==> flow/design.v <==
module top_level(f1,f2,p,in_1,in_2,out,clk,clk2);
input [7:0]in_1, in_2;
input clk;
input clk2;
input [15:0]p;   
input [15:0]f1,f2;  
output [15:0]out;
wire [15:0]a,b;
wire [15:0]r1,r2,r3,r4,r5;
convert inst_1(.float(a), .int8(in_1), .clk(clk));  
convert inst_2(.float(b), .int8(in_2), .clk(clk));
mult inst_3(.B(f1), .C(r1), .A(a), .clk(clk));   
mult inst_4(.B(f2), .C(r2), .A(b), .clk(clk));
main_adder inst_5 (.AA(r1), .BB(r2),.clk(clk), .R_add(r3)); 
mux inst_6(.in1(r4), .in2(p), .sel(clk2), .out(r5));  
main_adder inst_7 (.AA(r3), .BB(r5),.clk(clk), .R_add(r4));  
assign out=r4;
endmodule
module convert( float, int8,clk);
input clk;
output [15:0] float;
input [7:0] int8;
reg [4:0] exp;
reg [9:0] mantissa;
integer i;
always @(negedge clk)
begin
if(int8 != 8'b0) 
begin
for(i = 0; i < 8; i = i + 1)
    if(int8[i]) 
      exp = i;
      if(exp < 10)
      mantissa = int8 << (10 - exp);
      else
      mantissa = int8;
      exp = exp + 15;
 end
else begin
 mantissa=0;
exp=0;
    end
end
assign float = {1'b0, exp, mantissa};
endmodule
module mult(B,C, A, clk);
input  [15:0]A;
input clk;
input [15:0]B;
output reg    [15:0]C;
wire          [5:0]e;   
wire           [21:0]m;  
wire            [10:0]A_m;     
wire            [10:0]B_m;     
reg           [4:0]C_e;  
wire            C_sign;  
reg           [9:0]C_m;  
assign C_sign=(A[15]^B[15]); 
assign e[5:0]=(A[14:10]+B[14:10]-4'b1111); 
assign A_m[10:0]={1'b1, A[9:0]};
assign B_m[10:0]={1'b1, B[9:0]};
assign m[21:0]=(A_m[10:0])*(B_m[10:0]);   
always@(posedge clk)
begin
if (A==0)   
  begin
  C<=16'b0;
  end
else begin
    if (m[21]==1'b1) 
    begin
    C_m=m[20:11];
    C_e=e[4:0]+m[21];
    C<={C_sign,C_e[4:0],C_m[9:0]};
    end 
    else begin
    C_m=m[19:10];
    C_e=e[4:0]+m[21];
    C<={C_sign,C_e[4:0],C_m[9:0]};
    end
end
end
endmodule
module main_adder (AA, BB,clk, R_add);
input [15:0] AA, BB; 
input clk;             
output  [15:0] R_add;                
wire [14:0]temp_Sum_M_C; 
wire [13:0]temp_Sub_M_C, temp_lza_count_reg;
wire [15:0]temp_L, temp_S;
compare_adder inst_1  (.C_L(temp_L), .C_S(temp_S), .A(AA), .B(BB),.clk(clk));  
shift_adder inst_2    ( temp_sign, temp_Sum_M_C, temp_Sub_M_C, temp_lza_count_reg, temp_L, temp_S,clk);
adder inst_3          (R_add, temp_L, temp_S, temp_sign, temp_Sum_M_C, temp_Sub_M_C, temp_lza_count_reg,clk );
endmodule
module compare_adder (C_L, C_S, A, B,clk);
input [15:0] A, B;
input clk;
output reg[15:0] C_L, C_S;
always@ (posedge clk)
if (A[14:0]>=B[14:0])
 begin
C_L<=A[15:0]; C_S<=B[15:0];
 end
 else begin
C_L<=B[15:0]; C_S<=A[15:0];
 end
endmodule
module shift_adder ( sign, Sum_M_C, Sub_M_C, lza_count_reg,L, S,clk);
input [15:0] L, S;  
input clk;             
output reg sign;                       
reg [13:0] M_C_L, M_C_S;        
reg [13:0]M_C_Lnew, M_C_Snew;   
output  reg[14:0] Sum_M_C;             
output  reg[13:0] Sub_M_C;            
reg [13:0] Sub_M_CS;                     
output reg [13:0] lza_count_reg;                
reg [4:0] count; 
always@ (*)
begin
M_C_L[13:0]={1'b1, L[9:0], 3'b000};                      
M_C_S[13:0]={1'b1, S[9:0], 3'b000};
sign=L[15];                                              
M_C_Snew[13:0]=M_C_S[13:0]>>(L[14:10]-S[14:10]);         
M_C_Lnew[13:0]=M_C_L[13:0];                              
Sum_M_C[14:0]=M_C_Lnew[13:0]+ M_C_Snew[13:0];            
Sub_M_C[13:0]=M_C_Lnew[13:0]- M_C_Snew[13:0];            
begin 
lza_count_reg=14;                                            
for( count=0; count<14; count=count+1 ) 
if( Sub_M_C[ count ] ) 
lza_count_reg=13-count; 
end 
end
endmodule
module adder(R_add, L, S, sign, Sum_M_C, Sub_M_C,lza_count_reg,clk );
input clk;
input [15:0] L, S;               
input sign;                       
input [14:0] Sum_M_C;             
input [13:0] Sub_M_C;            
reg [13:0] Sub_M_CS;                     
input [13:0] lza_count_reg;                
output reg [15:0] R_add;                
always @(posedge clk)
begin
if (L==0 &  S==0)
  begin
  R_add<=16'b0;
  end
  else begin
if (L[15]^S[15]==0)            
 begin
R_add[15]<=sign;                      
R_add[14:10]<=L[14:10]+Sum_M_C[14];   
 if (Sum_M_C[14]==1)
 begin
 R_add[9:0]<=Sum_M_C[13:4];
 end 
 else begin
 R_add[9:0]<=Sum_M_C[12:3];             
 end
 end 
 else begin                         
R_add[15]<=sign;
R_add[14:10]<=L[14:10]-lza_count_reg;
Sub_M_CS[13:0]=(Sub_M_C[13:0]<<lza_count_reg);
R_add[9:0]<=Sub_M_CS[12:3];          
end
end
end
endmodule
module mux(in1, in2, sel, out);  
input [15:0]in1,in2;
input sel;
output reg [15:0]out;
 always @ (*)  
 begin : MUX        
   if (sel == 1'b0) begin
      out = in1;
   end else begin
       out = in2 ;
   end
end
endmodule  
# Reports on top_level
# Each step is given for the RTL above and for the edited RTL.
# Lines under "before" count in the file above, lines under "after" in the edited file.
# "delta" is "after" less "before", of the values as shown.
# Operators: Yosys type, input widths -> output width; for muxes data width and select width s.
# Cell names lack the library's common part.
# Not given: -
[setup]
top = "top_level"
clock = "clk"
library = "sky130hd"
lib_corner = "tt_025C_1v80"

# Diff
# The edit as a unified diff against the file above.
# The edit is scripted: it alters the design's behaviour and was not made to optimise anything.
# begin of diff
@@ -164,5 +164,5 @@
  else begin                         
 R_add[15]<=sign;
-R_add[14:10]<=L[14:10]-lza_count_reg;
+R_add[14:10]<=L[14:10]+lza_count_reg;
 Sub_M_CS[13:0]=(Sub_M_C[13:0]<<lza_count_reg);
 R_add[9:0]<=Sub_M_CS[12:3];          
# end of diff

# Word-level counts
# Source: Yosys, flattened and elaborated, memories not mapped. Widths are those after wreduce. Registers that Yosys merges into a memory's read port (data or address) are not register bits. Print and check cells do not count. Equal cells are merged and count once.
[word_totals]
columns = ["item", "before", "after", "delta"]
rows = [
  ["wordCells", 127, 127, 0],
  ["output_inout_bits", 16, 16, 0],
  ["inputBits", 66, 66, 0],
  ["ff_bits", 158, 158, 0],
]
[op_classes]
columns = ["item", "before", "after", "delta"]
rows = [
  ["mul", 2, 2, 0],
  ["n_logic", 6, 6, 0],
  ["n_mux", 61, 61, 0],
  ["shift", 6, 6, 0],
  ["reduce_logical", 10, 10, 0],
  ["compare", 4, 4, 0],
  ["n_addsub", 20, 20, 0],
]
[ops]
columns = ["operator", "before", "after", "delta"]
rows = [
  ["$sub 5x5->5", 4, 2, -2],
  ["$add 5x5->5", 2, 4, 2],
]
# Unchanged operator kinds not shown: 24.

# Longest topological paths
# Longest topological path by Yosys (ltp), each cell counted once; first at word level (registers and memories cut), then after technology mapping (sequential cells cut; the memories' decode and read muxes count).
[depth]
columns = ["item", "before", "after", "delta"]
rows = [
  ["depth_word", 19, 19, 0],
  ["abc_area", "0", "0", "-"],
  ["depth_mapped", 36, 35, -1],
  ["depth_no_buf", 32, 32, 0],
]

# Netlist
# Yosys stat after the flow's synthesis: flattened, memories mapped to cells. It holds for the ABC_AREA given above (unset counts as 0); a run with the other value may have another netlist.
[by_type]
columns = ["cell", "before", "after", "delta"]
rows = [
  ["nand2_1", 235, 257, 22],
  ["o21ai_0", 112, 94, -18],
  ["nor2_1", 181, 195, 14],
  ["nor3_1", 57, 43, -14],
  ["mux2i_1", 60, 70, 10],
  ["a211oi_1", 22, 13, -9],
  ["mux2_2", 53, 45, -8],
  ["o21bai_1", 16, 8, -8],
  ["clkbuf_1", 83, 76, -7],
  ["o211ai_1", 29, 23, -6],
  ["a221o_1", 6, 0, -6],
  ["nor2b_1", 25, 20, -5],
  ["buf_2", 15, 10, -5],
  ["o21ai_1", 10, 5, -5],
  ["nor3b_1", 7, 2, -5],
  ["or2_2", 7, 12, 5],
  ["o311a_1", 5, 0, -5],
  ["o22ai_1", 4, 9, 5],
]
# Unchanged cell types not shown: 11.
# The list need not be complete.
[synth_totals]
columns = ["item", "before", "after", "delta"]
rows = [
  ["cell_count", 2532, 2452, -80],
  ["area_um2", 20642.3, 20106.8, -535.5],
  ["sequential_area_um2", 3163.0, 3163.0, 0.0],
  ["buf_cells", 110, 93, -17],
  ["ffs", 158, 158, 0],
]
# By module: a second synthesis without flattening, with its own total; a netlist apart from the flattened one above.
[unflattened]
columns = ["item", "before", "after", "delta"]
rows = [
  ["hier_cells", 2548, 2492, -56],
  ["hier_area_um2", 21712.1, 21694.6, -17.5],
]
# Rows give one instance, submodules left out.
[modules_before]
columns = ["mod", "seq_area_um2", "instances", "mod_area_um2", "cells"]
rows = [
  ["mult", 320.3, 2, 4655.7, 547],
  ["shift_adder", 0.0, 2, 2183.3, 308],
  ["compare_adder", 640.6, 2, 1524.0, 121],
  ["adder", 320.3, 2, 1462.7, 178],
  ["convert", 300.3, 2, 905.9, 111],
  ["mux", 0.0, 1, 249.0, 18],
  ["main_adder", 0.0, 2, 0.0, 0],
  ["top_level", 0.0, 1, 0.0, 0],
]
[modules_after]
columns = ["mod", "seq_area_um2", "instances", "mod_area_um2", "cells"]
rows = [
  ["mult", 320.3, 2, 4689.5, 547],
  ["shift_adder", 0.0, 2, 2183.3, 308],
  ["compare_adder", 640.6, 2, 1524.0, 121],
  ["adder", 320.3, 2, 1420.1, 150],
  ["convert", 300.3, 2, 905.9, 111],
  ["mux", 0.0, 1, 249.0, 18],
  ["main_adder", 0.0, 2, 0.0, 0],
  ["top_level", 0.0, 1, 0.0, 0],
]

# Layout results
# Runs of the flow (Yosys, OpenROAD) on both versions; the two runs of a pair have the same settings. The constraints put input and output delay at 20% of the set period each and load the outputs with 0.01 pF.
[flow_settings_pair_A]
period_ns = 13.3
CAP_MARGIN = 20
CORE_MARGIN = 2
CORE_UTILIZATION = 40
SLEW_MARGIN = 20
[measured_pair_A]
columns = ["item", "before", "after", "delta"]
rows = [
  ["final_cell_area_um2", 23351.1, 22550.4, -800.7],
  ["design.die.area_um2", 53439.6, 52075.2, -1364.4],
  ["holdWs_ps", 424, 446, 22],
  ["finalUtil_pct", 45.6, 45.2, -0.4],
  ["setupTns_ps", 0, 0, 0],
  ["ys_area_um2", 20642.3, 20106.8, -535.5],
  ["worstSetupSlack_ps", 201, 334, 133],
]
[flow_settings_pair_B]
CAP_MARGIN = 30
CELL_PAD_IN_SITES_DETAIL_PLACEMENT = 1
CORE_MARGIN = 3
CORE_UTILIZATION = 29
GPL_ROUTABILITY_DRIVEN = 1
HOLD_SLACK_MARGIN = 0.08
PLACE_DENSITY_LB_ADDON = 0.11
SETUP_SLACK_MARGIN = 2.57
period_ns = 12.6
SLEW_MARGIN = 20
[measured_pair_B]
columns = ["item", "before", "after", "delta"]
rows = [
  ["final_cell_area_um2", 25607.1, 25109.1, -498.0],
  ["design.die.area_um2", 74417.1, 72530.6, -1886.5],
  ["holdWs_ps", 425, 443, 18],
  ["finalUtil_pct", 36.4, 37.0, 0.6],
  ["setupTns_ps", -89, 0, 89],
  ["ys_area_um2", 20642.3, 20106.8, -535.5],
  ["worstSetupSlack_ps", -89, 168, 257],
]
